==> flow/design.v <==
`timescale 1ns / 1ps
module WcaCicInterp
(
	input wire clock,
	input wire reset,
	input wire enable,
	input wire strobe_cic,
	input wire strobe_if,
	input wire [3:0] log2_rate,
	input  wire [15:0] data_in,
	output wire [15:0] data_out
);
reg [24+15:0] comb1;
reg [24+15:0] comb2;
reg [24+15:0] comb3;
reg [24+15:0] pipe1;
reg [24+15:0] pipe2;
reg [24+15:0] pipe3;
reg [24+15:0] integ1;  
reg [24+15:0] integ2;
reg [24+ 15:0] integ3;
always @(posedge clock)
	if(reset | ~enable)
		begin
			pipe1 <= 0;
			pipe2 <= 0;
			pipe3 <= 0;
			comb1 <= 0;
			comb2 <= 0;
			comb3 <= 0;	
		end
	else if (strobe_cic)
		begin
			comb1 <= data_in;
			pipe1 <= data_in - comb1;
			comb2 <= pipe1;
			pipe2 <= pipe1 - comb2;
			comb3 <= pipe2;
			pipe3 <= pipe2 - comb3;
		end
reg [15:0] data_store;
always @(posedge clock)
	if(reset | ~enable)
		begin
			integ1 <= 0;
			integ2 <= 0;
			integ3 <= 0;
		end
	else if (strobe_if)
		begin
			integ1 <= integ1 + pipe3; 
			integ2 <= integ2 + integ1; 
			integ3 <= integ3 + integ2; 
			case(log2_rate)
				4'h1:  data_store <= integ3[18:3];
				4'h2:  data_store <= integ3[21:6];
				4'h3:  data_store <= integ3[24:9];
				4'h4:  data_store <= integ3[27:12];
				4'h5:  data_store <= integ3[30:15];
				4'h6:  data_store <= integ3[33:18];
				4'h7:  data_store <= integ3[36:21];
				4'h8:  data_store <= integ3[39:24];
				default: data_store <= integ3[15:0];
			endcase
		end
assign data_out = data_store;
endmodule
`timescale 1 ns/100 ps
module WcaCordic12 (reset,ngreset,clock, strobeData, X0, Y0, A0, XN, YN, AN);
  parameter BIT_WIDTH   = 12;
  parameter ITERATIONS  = 12;
  parameter MODE        = 0;  
  input clock, reset, ngreset,strobeData;
  input signed  [BIT_WIDTH-1:0] X0, Y0, A0;
  output signed [BIT_WIDTH-1:0] XN, YN, AN;
  wire signed [BIT_WIDTH-1:0] x_w [ITERATIONS-1:1];
  wire signed [BIT_WIDTH-1:0] y_w [ITERATIONS-1:1];
  wire signed [BIT_WIDTH-1:0] a_w [ITERATIONS-1:1];
    localparam [143:0] arctanLUT = { 12'h0, 12'h1, 12'h1, 12'h3, 12'h5, 12'ha, 12'h14, 12'h29, 12'h51, 12'ha0, 12'h12e,  12'h200  };
    CordicCalc #(0,MODE,BIT_WIDTH) pcc_0(.reset(reset), .ngreset(ngreset), .clock(clock), .strobeData( strobeData),
               .X0(X0), .Y0(Y0), .A0(A0), .aRom(arctanLUT[BIT_WIDTH-1:0]),
               .XN(x_w[1]), .YN(y_w[1]), .AN(a_w[1])  );
    genvar i;
    generate for(i=1; i<ITERATIONS-1; i=i+1) begin: pcc_1
      CordicCalc #(i,MODE,BIT_WIDTH) pcc_1(.reset(reset), .ngreset(ngreset), .clock(clock), .strobeData( strobeData),
               .X0(x_w[i]), .Y0(y_w[i]), .A0(a_w[i]), .aRom(arctanLUT[(i+1)*BIT_WIDTH-1:i*BIT_WIDTH]),
               .XN(x_w[i+1]), .YN(y_w[i+1]), .AN(a_w[i+1])  );
    end
	endgenerate 
    CordicCalc #(ITERATIONS-1,MODE,BIT_WIDTH) pcc_2(.reset(reset),.ngreset(ngreset),.clock(clock), .strobeData( strobeData),
               .X0(x_w[ITERATIONS-1]), .Y0(y_w[ITERATIONS-1]), .A0(a_w[ITERATIONS-1]), 
               .aRom(arctanLUT[ITERATIONS*BIT_WIDTH-1:(ITERATIONS-1)*BIT_WIDTH]),
               .XN(XN), .YN(YN), .AN(AN)  );
endmodule
module CordicCalc(reset,ngreset,clock, strobeData, X0, Y0, A0, XN, YN, AN, aRom);
  parameter RSHIFT = 0;
  parameter MODE = 0;    
  parameter BIT_WIDTH = 12;
  input reset, ngreset, clock, strobeData;
  input  signed [BIT_WIDTH-1:0] X0, Y0, A0;
  input  signed [BIT_WIDTH-1:0] aRom;
  output signed [BIT_WIDTH-1:0] XN, YN, AN;
  wire d;
  reg signed [BIT_WIDTH-1:0] XN, YN, AN;
  assign d = (MODE==0)? A0[BIT_WIDTH-1] : ~Y0[BIT_WIDTH-1];  
  always @ (posedge clock) begin
      if(reset) begin
        AN <=  0;
        XN <=  0;
        YN <=  0;
      end
      else
        if (d & strobeData)    begin 
          AN <=  A0 + aRom; 
          XN <=  X0 + (Y0>>>RSHIFT);
          YN <=  Y0 - (X0>>>RSHIFT);
        end
        else if (strobeData)      begin 
          AN <=  A0 - aRom; 
          XN <=  X0 - (Y0>>>RSHIFT);
          YN <=  Y0 + (X0>>>RSHIFT);
        end       
  end   
endmodule
module WcaUpConverter
(
	input              	clock,
	input              	reset,
	input              	enable,
	input  	wire [7:0]  	cfg,				 
	input  	wire       		strobe_cic,   	 
	input  	wire [31:0] 	phase_cordic, 	 
	input		wire [3:0]  	log2_rate,
	input	  wire			strobe_if,
	input   wire	[31:0] iq_bb_in,
	output  reg		[23:0] iq_if_out
  );
  parameter MODE  =  4'hB; 		 
	wire  aclr = cfg[1];  
	wire [15:0] ihb_in = iq_bb_in[15:0];
	wire [15:0] qhb_in = iq_bb_in[31:16];
	wire [11:0] icor_in;
	wire [11:0] qcor_in;
	wire [23:0] cor_out;
	wire [15:0] icic_in;
	wire [15:0] qcic_in;
	wire hb_strobe_out;
	wire cic_strobe_out;
assign icic_in 		= ihb_in; 
assign qcic_in 		= qhb_in;
generate if( MODE & 3'h2)
  begin
  	wire [15:0] icic_out;
   wire [15:0] qcic_out;
   reg [15:0] icic_latch;
	reg [15:0] qcic_latch;
	WcaCicInterp cic_i (
	 .clock(clock), 
    .reset(reset | aclr), 
    .enable(enable), 
    .strobe_cic(strobe_cic), 
    .strobe_if(strobe_if), 
    .log2_rate(log2_rate), 
    .data_in(icic_in), 
    .data_out(icic_out)
    );
	WcaCicInterp cic_q (
    .clock(clock), 
    .reset(reset | aclr), 
    .enable(enable), 
    .strobe_cic(strobe_cic), 
    .strobe_if(strobe_if), 
    .log2_rate(log2_rate), 
    .data_in(qcic_in), 
    .data_out(qcic_out)
    );
	always @(posedge clock)
	begin
		if( strobe_if)
		 begin
			icic_latch<= icic_out;
			qcic_latch<= qcic_out;
		 end
	end	 
	wire bypassCic    	=  MODE[3] & cfg[3];
   assign icor_in 		= (bypassCic) ? icic_in[15:4] : icic_latch[15:4];
	assign qcor_in 		= (bypassCic) ? qcic_in[15:4] : qcic_latch[15:4] ;
	end
else 
 begin 
    assign icor_in 			= icic_in[15:4] ;
    assign qcor_in 			= qcic_in[15:4] ;
  end   
endgenerate
generate if( MODE & 3'h1)
  begin
  wire [11:0] icordicout_internal;
  wire [11:0] qcordicout_internal;
    reg [11:0] X0;
    reg [11:0] Y0;
    reg [11:0] A0;
    always @(posedge clock) 
     case({strobe_if, phase_cordic[31:30]})
       3'b101 :   
        begin            
            X0 <= -qcor_in;
            Y0 <= icor_in;
            A0 <= phase_cordic[31:20] - 12'h400;                    
        end
       3'b110 :  
        begin
            X0 <= qcor_in;
            Y0 <= -icor_in;
            A0 <= phase_cordic[31:20] + 12'h400;                    
        end
       3'b100:  
			begin
            X0 <= icor_in;
            Y0 <= qcor_in;
            A0 <= phase_cordic [31:20];
        end
       3'b111:  
			begin
            X0 <= icor_in;
            Y0 <= qcor_in;
            A0 <= phase_cordic [31:20];
        end
    endcase
    WcaCordic12  #(12,12,0) cordic
    ( 
       .ngreset(1'b1), .clock(clock),.reset(reset | aclr), .strobeData(strobe_if),
       .X0(X0), .Y0(Y0),.A0(A0),
       .XN(icordicout_internal), .YN(qcordicout_internal), .AN() 
    );	 
	wire bypassCordic    = MODE[3] & cfg[2];
	assign cor_out = (bypassCordic) ? {qcor_in, icor_in} : {qcordicout_internal, icordicout_internal};
  end
else  
  begin
    assign cor_out = {qcor_in, icor_in};
  end
endgenerate 
	always @(posedge clock)
	begin
		if( strobe_if)	iq_if_out <= cor_out;
	end
endmodule  
* From RTL to reports: WcaUpConverter
The steps from the RTL of WcaUpConverter to its reports follow in flow order.
Line numbers count from 1 in the design file above.
Operators: Yosys type, input widths -> output width; for muxes data width and select width s.
Cell names lack the library's common part.
A cell with -- has no value.
- Top module :: WcaUpConverter
- Clock port :: clock
- Cell library :: sky130hd
- Library corner :: tt_025C_1v80

* Elaborated design
Yosys after proc, flatten, opt, wreduce and memory -nomap, before mapping. Print and check cells are not counted. Equal cells are merged and count once.
- $add $sub $neg :: 85
- Equality and inequality tests :: 12
- Muxes and demuxes :: 78
- Bitwise operators :: 16
- Reductions and logical operators :: 15
** Operators by type and width (number)
- $mux 12 :: 72
- $pmux 16 s8 :: 2
- $add 40x40->40 :: 6
- $sub 40x40->40 :: 4
- $pmux 12 s3 :: 3
- $sub 16x16->17 :: 2
- $add 12x1->12 :: 2
- $sub 12x1->12 :: 2
- $add 12x10->12 :: 2
- $sub 12x10->12 :: 2
- $add 12x11->12 :: 2
- $sub 12x11->12 :: 2
- $add 12x11->12 const B :: 2
- $sub 12x11->12 const B :: 2
- $sub 12x12->12 :: 2
- $add 12x2->12 :: 2
- $sub 12x2->12 :: 2
- $add 12x2->12 const B :: 2
- $sub 12x2->12 const B :: 2
- $add 12x3->12 :: 2
- $sub 12x3->12 :: 2
- $add 12x4->12 :: 2
- $sub 12x4->12 :: 2
- $add 12x5->12 :: 2
- $sub 12x5->12 :: 2
- $add 12x6->12 :: 2
- $sub 12x6->12 :: 2
- $add 12x7->12 :: 2
Not listed: further kinds 36, cells in them 73.
- Bits in registers :: 1216
- Input bits :: 81

* Longest topological paths
Longest topological path by Yosys (ltp), each cell counted once; first at word level (registers and memories cut), then after technology mapping (sequential cells cut; the memories' decode and read muxes count).
- Word-level depth :: 4
- ABC_AREA :: 0
- Depth in mapped cells :: 19
- Gate-level depth less buffers :: 18

* Netlist
Source: synth_stat.txt of the flow (Yosys; design flattened, memories mapped). It holds for the ABC_AREA given above (unset counts as 0); a run with the other value may have another netlist.
** Cell types
- dfxtp_1 :: number 988, total area 1.98E+04 um^2
- ha_1 :: number 793, total area 9.92E+03 um^2
- mux2i_1 :: number 527, total area 5.28E+03 um^2
- nor2_1 :: number 1240, total area 4.65E+03 um^2
- xnor2_1 :: number 454, total area 3.98E+03 um^2
- a21oi_1 :: number 790, total area 3.95E+03 um^2
- edfxtp_1 :: number 108, total area 3243.11 um^2
- o21ai_0 :: number 555, total area 2.78E+03 um^2
- a21o_1 :: number 297, total area 2.23E+03 um^2
- nand2_1 :: number 595, total area 2.23E+03 um^2
- inv_1 :: number 534, total area 2E+03 um^2
- xor2_1 :: number 217, total area 1.9E+03 um^2
- clkbuf_1 :: number 338, total area 1.27E+03 um^2
- o21bai_1 :: number 137, total area 1.03E+03 um^2
- fa_1 :: number 51, total area 1.02E+03 um^2
- a211oi_1 :: number 126, total area 945.907 um^2
- nand3_1 :: number 134, total area 670.643 um^2
- nor3_1 :: number 131, total area 655.629 um^2
Not listed: further types 74, cells in them 1046.
- Standard cells after synthesis :: 9061
- Cell area after synthesis :: 75108.3 um^2
- Flip-flops :: 1096
- Buffers :: 390
By module: a second synthesis without flattening, with its own total; a netlist apart from the flattened one above.
- Cells (unflattened synthesis) :: 10017
- Area total of the unflattened synthesis :: 84353.4 um^2
Rows give one instance, submodules left out.
** Modules
- WcaCicInterp :: instances 2, cells 2422, area 20359.5 um^2, sequential area 6286.0 um^2
- WcaUpConverter :: instances 1, cells 342, area 4292.9 um^2, sequential area 2522.4 um^2
- CordicCalc :: instances 1, cells 461, area 3682.3 um^2, sequential area 700.7 um^2
- CordicCalc :: instances 1, cells 458, area 3673.5 um^2, sequential area 720.7 um^2
- CordicCalc :: instances 1, cells 418, area 3430.8 um^2, sequential area 720.7 um^2
- CordicCalc :: instances 1, cells 410, area 3362.0 um^2, sequential area 720.7 um^2
- CordicCalc :: instances 1, cells 413, area 3339.5 um^2, sequential area 720.7 um^2
- CordicCalc :: instances 1, cells 406, area 3246.9 um^2, sequential area 720.7 um^2
- CordicCalc :: instances 1, cells 402, area 3239.4 um^2, sequential area 720.7 um^2
- CordicCalc :: instances 1, cells 387, area 3238.1 um^2, sequential area 720.7 um^2
- CordicCalc :: instances 1, cells 389, area 3133.0 um^2, sequential area 720.7 um^2
- CordicCalc :: instances 1, cells 381, area 3116.7 um^2, sequential area 720.7 um^2
- CordicCalc :: instances 1, cells 367, area 3070.4 um^2, sequential area 720.7 um^2
- CordicCalc :: instances 1, cells 337, area 2801.4 um^2, sequential area 720.7 um^2
- WcaCordic12 :: instances 1, cells 2, area 7.5 um^2, sequential area 0.0 um^2

* Worst setup path after synthesis
Source: OpenSTA report_checks on the synthesized netlist (no wires, ideal clock, input and output delay 20% of the period each), path of least setup slack; recovery checks are left aside. Register names are those of the netlist, which keeps one name where synthesis merged equal registers.
- Path kind :: input to register
- Start point :: input port strobe_if
- End point :: register genblk2.cordic.pcc_1[10].pcc_1.XN[11]
- Clock period :: 8.0 ns
- Arrival time :: 5.154 ns
- Path slack :: 2.719 ns
- Delay of the path :: 3.682 ns
- Stages on the path :: 15
- Path buffers :: 2
- Period reached after synthesis :: 5.281 ns
"delay of the path" = arrival - input delay + setup time.
"stages on the path" counts driving pins, that of a launching flip-flop among them; a cell with two outputs on the path counts twice.
"period reached after synthesis" = period - worst setup slack (recovery checks aside). The figure is calculated, with input and output delays left at 20% of the set period.
Between the ends stands the longest chain of elaborated cells between them, by number of cells; it is not shown to be the way that was timed. Of several equally long chains one is given.
Each line given opens the expression or statement behind the cell; cells for indexed reads and writes are added by Yosys, which also makes memories of some case tables.
A register here has more assigning lines than the two given.
- Cells stage by stage :: clkbuf_1 clkbuf_1 nand2_1 o21ai_0 ha_1 a21oi_1 o21bai_1 a21oi_1 o21bai_1 a21oi_1 o21ai_0 o41ai_1 xnor3_1 mux2i_1 nor2_1
- Cells in the longest elaborated chain :: 2
- Elaborated cells on any way between the ends :: 4
- Source lines of those cells :: 2
- Those cells by class :: mux: 2; logic: 1; reduce/logical: 1
** Ends and longest elaborated chain, after synthesis
- start, declared :: RTL line 134 : input wire strobe_if,
- $mux 12 :: RTL line 118 : else if (strobeData)      begin
- $mux 12 :: RTL line 113 : if (d & strobeData)    begin
- end, assigned :: RTL line 115 : XN <=  X0 + (Y0>>>RSHIFT);
- end, assigned :: RTL line 120 : XN <=  X0 - (Y0>>>RSHIFT);
- end, declared :: RTL line 102 : output signed [BIT_WIDTH-1:0] XN, YN, AN;

* Timing after layout
From the final timing report of stored run 1: the path of least setup slack in the routed layout; clock arrival at registers is part of the times.
- Path kind :: input to register
- Start point :: input port strobe_if
- End point :: register genblk2.cordic.pcc_1[10].pcc_1.XN[11]
- Clock period :: 5.3 ns
- Arrival time :: 4.80 ns
- Path slack :: 1.14 ns
- Stages on the path :: 14
- Path buffers :: 1
Between the ends stands the longest chain of elaborated cells between them, by number of cells; it is not shown to be the way that was timed. Of several equally long chains one is given.
A register here has more assigning lines than the two given.
- Cells stage by stage :: buf_8 nand2_1 o21ai_0 ha_1 a21oi_1 o21bai_1 a21oi_1 o21bai_1 a21oi_1 o21ai_0 o41ai_1 xnor3_1 mux2i_1 nor2_1
- Cells in the longest elaborated chain :: 2
- Elaborated cells on any way between the ends :: 4
- Source lines of those cells :: 2
- Those cells by class :: mux: 2; logic: 1; reduce/logical: 1
** Ends and longest elaborated chain, post-layout
- start, declared :: RTL line 134 : input wire strobe_if,
- $mux 12 :: RTL line 118 : else if (strobeData)      begin
- $mux 12 :: RTL line 113 : if (d & strobeData)    begin
- end, assigned :: RTL line 115 : XN <=  X0 + (Y0>>>RSHIFT);
- end, assigned :: RTL line 120 : XN <=  X0 - (Y0>>>RSHIFT);
- end, declared :: RTL line 102 : output signed [BIT_WIDTH-1:0] XN, YN, AN;

Module WcaUpConverter, platform sky130hd: 2 stored runs of the flow (Yosys, OpenROAD) with differing settings, in no particular order. Input and output delays are each 20% of the period that was set; the output load is 0.01 pF.
"power consumption" is the tool's figure for a default switching activity; nothing was simulated.

* Stored run 1
** Files
==> flow/run.sh <==
#!/bin/bash
# the make line also repeats the synthesis and layout settings of config.mk as NAME=value (left out here)
make -C /OpenROAD-flow-scripts/flow DESIGN_CONFIG=/design/flow/config.mk WORK_HOME=/design/flow/orfs CLKGATE_MAP_FILE= finish
==> flow/config.mk <==
export PLATFORM = sky130hd
export DESIGN_NAME = WcaUpConverter
export DESIGN_NICKNAME = WcaUpConverter
export VERILOG_FILES = /design/flow/design.v
export SDC_FILE = /design/flow/constraint.sdc
export NUM_CORES = 4
export LEC_CHECK = 0
export CAP_MARGIN = 20
export CORE_MARGIN = 2
export CORE_UTILIZATION = 40
export SETUP_SLACK_MARGIN = -0.27
export SLEW_MARGIN = 20
==> flow/constraint.sdc <==
create_clock -name core_clock -period 5.3 [get_ports {clock}]
set_input_delay 1.0600 -clock core_clock [delete_from_list [all_inputs] [get_ports {clock}]]
set_output_delay 1.0600 -clock core_clock [all_outputs]
set_load 0.01 [all_outputs]
** Results
- Power consumption :: 30.997 mW
- Die area :: 191253.0 um^2
- Post-layout utilization :: 0.444
- Smallest setup slack :: 1.138 ns
- Worst hold slack after layout :: 0.418 ns
- Yosys chip area after synthesis :: 75108.3 um^2
- Total negative setup slack :: 0.000 ns

* Stored run 2
** Files
==> flow/run.sh <==
#!/bin/bash
# the make line also repeats the synthesis and layout settings of config.mk as NAME=value (left out here)
make -C /OpenROAD-flow-scripts/flow DESIGN_CONFIG=/design/flow/config.mk WORK_HOME=/design/flow/orfs CLKGATE_MAP_FILE= finish
==> flow/config.mk <==
export PLATFORM = sky130hd
export DESIGN_NAME = WcaUpConverter
export DESIGN_NICKNAME = WcaUpConverter
export VERILOG_FILES = /design/flow/design.v
export SDC_FILE = /design/flow/constraint.sdc
export NUM_CORES = 4
export LEC_CHECK = 0
export ABC_AREA = 1
export CAP_MARGIN = 20
export CELL_PAD_IN_SITES_DETAIL_PLACEMENT = 1
export CELL_PAD_IN_SITES_GLOBAL_PLACEMENT = 2
export CORE_MARGIN = 4
export CORE_UTILIZATION = 15
export CTS_CLUSTER_SIZE = 21
export MAX_ROUTING_LAYER = met4
export PLACE_DENSITY_LB_ADDON = 0.02
export SLEW_MARGIN = 20
export TNS_END_PERCENT = 40
==> flow/constraint.sdc <==
create_clock -name core_clock -period 5.39 [get_ports {clock}]
set_input_delay 1.0780 -clock core_clock [delete_from_list [all_inputs] [get_ports {clock}]]
set_output_delay 1.0780 -clock core_clock [all_outputs]
set_load 0.01 [all_outputs]
** Results
- Power consumption :: 29.599 mW
- Die area :: 602681.0 um^2
- Post-layout utilization :: 0.178
- Smallest setup slack :: 2.000 ns
- Worst hold slack after layout :: 0.403 ns
- Yosys chip area after synthesis :: 88548.7 um^2
- Total negative setup slack :: 0.000 ns
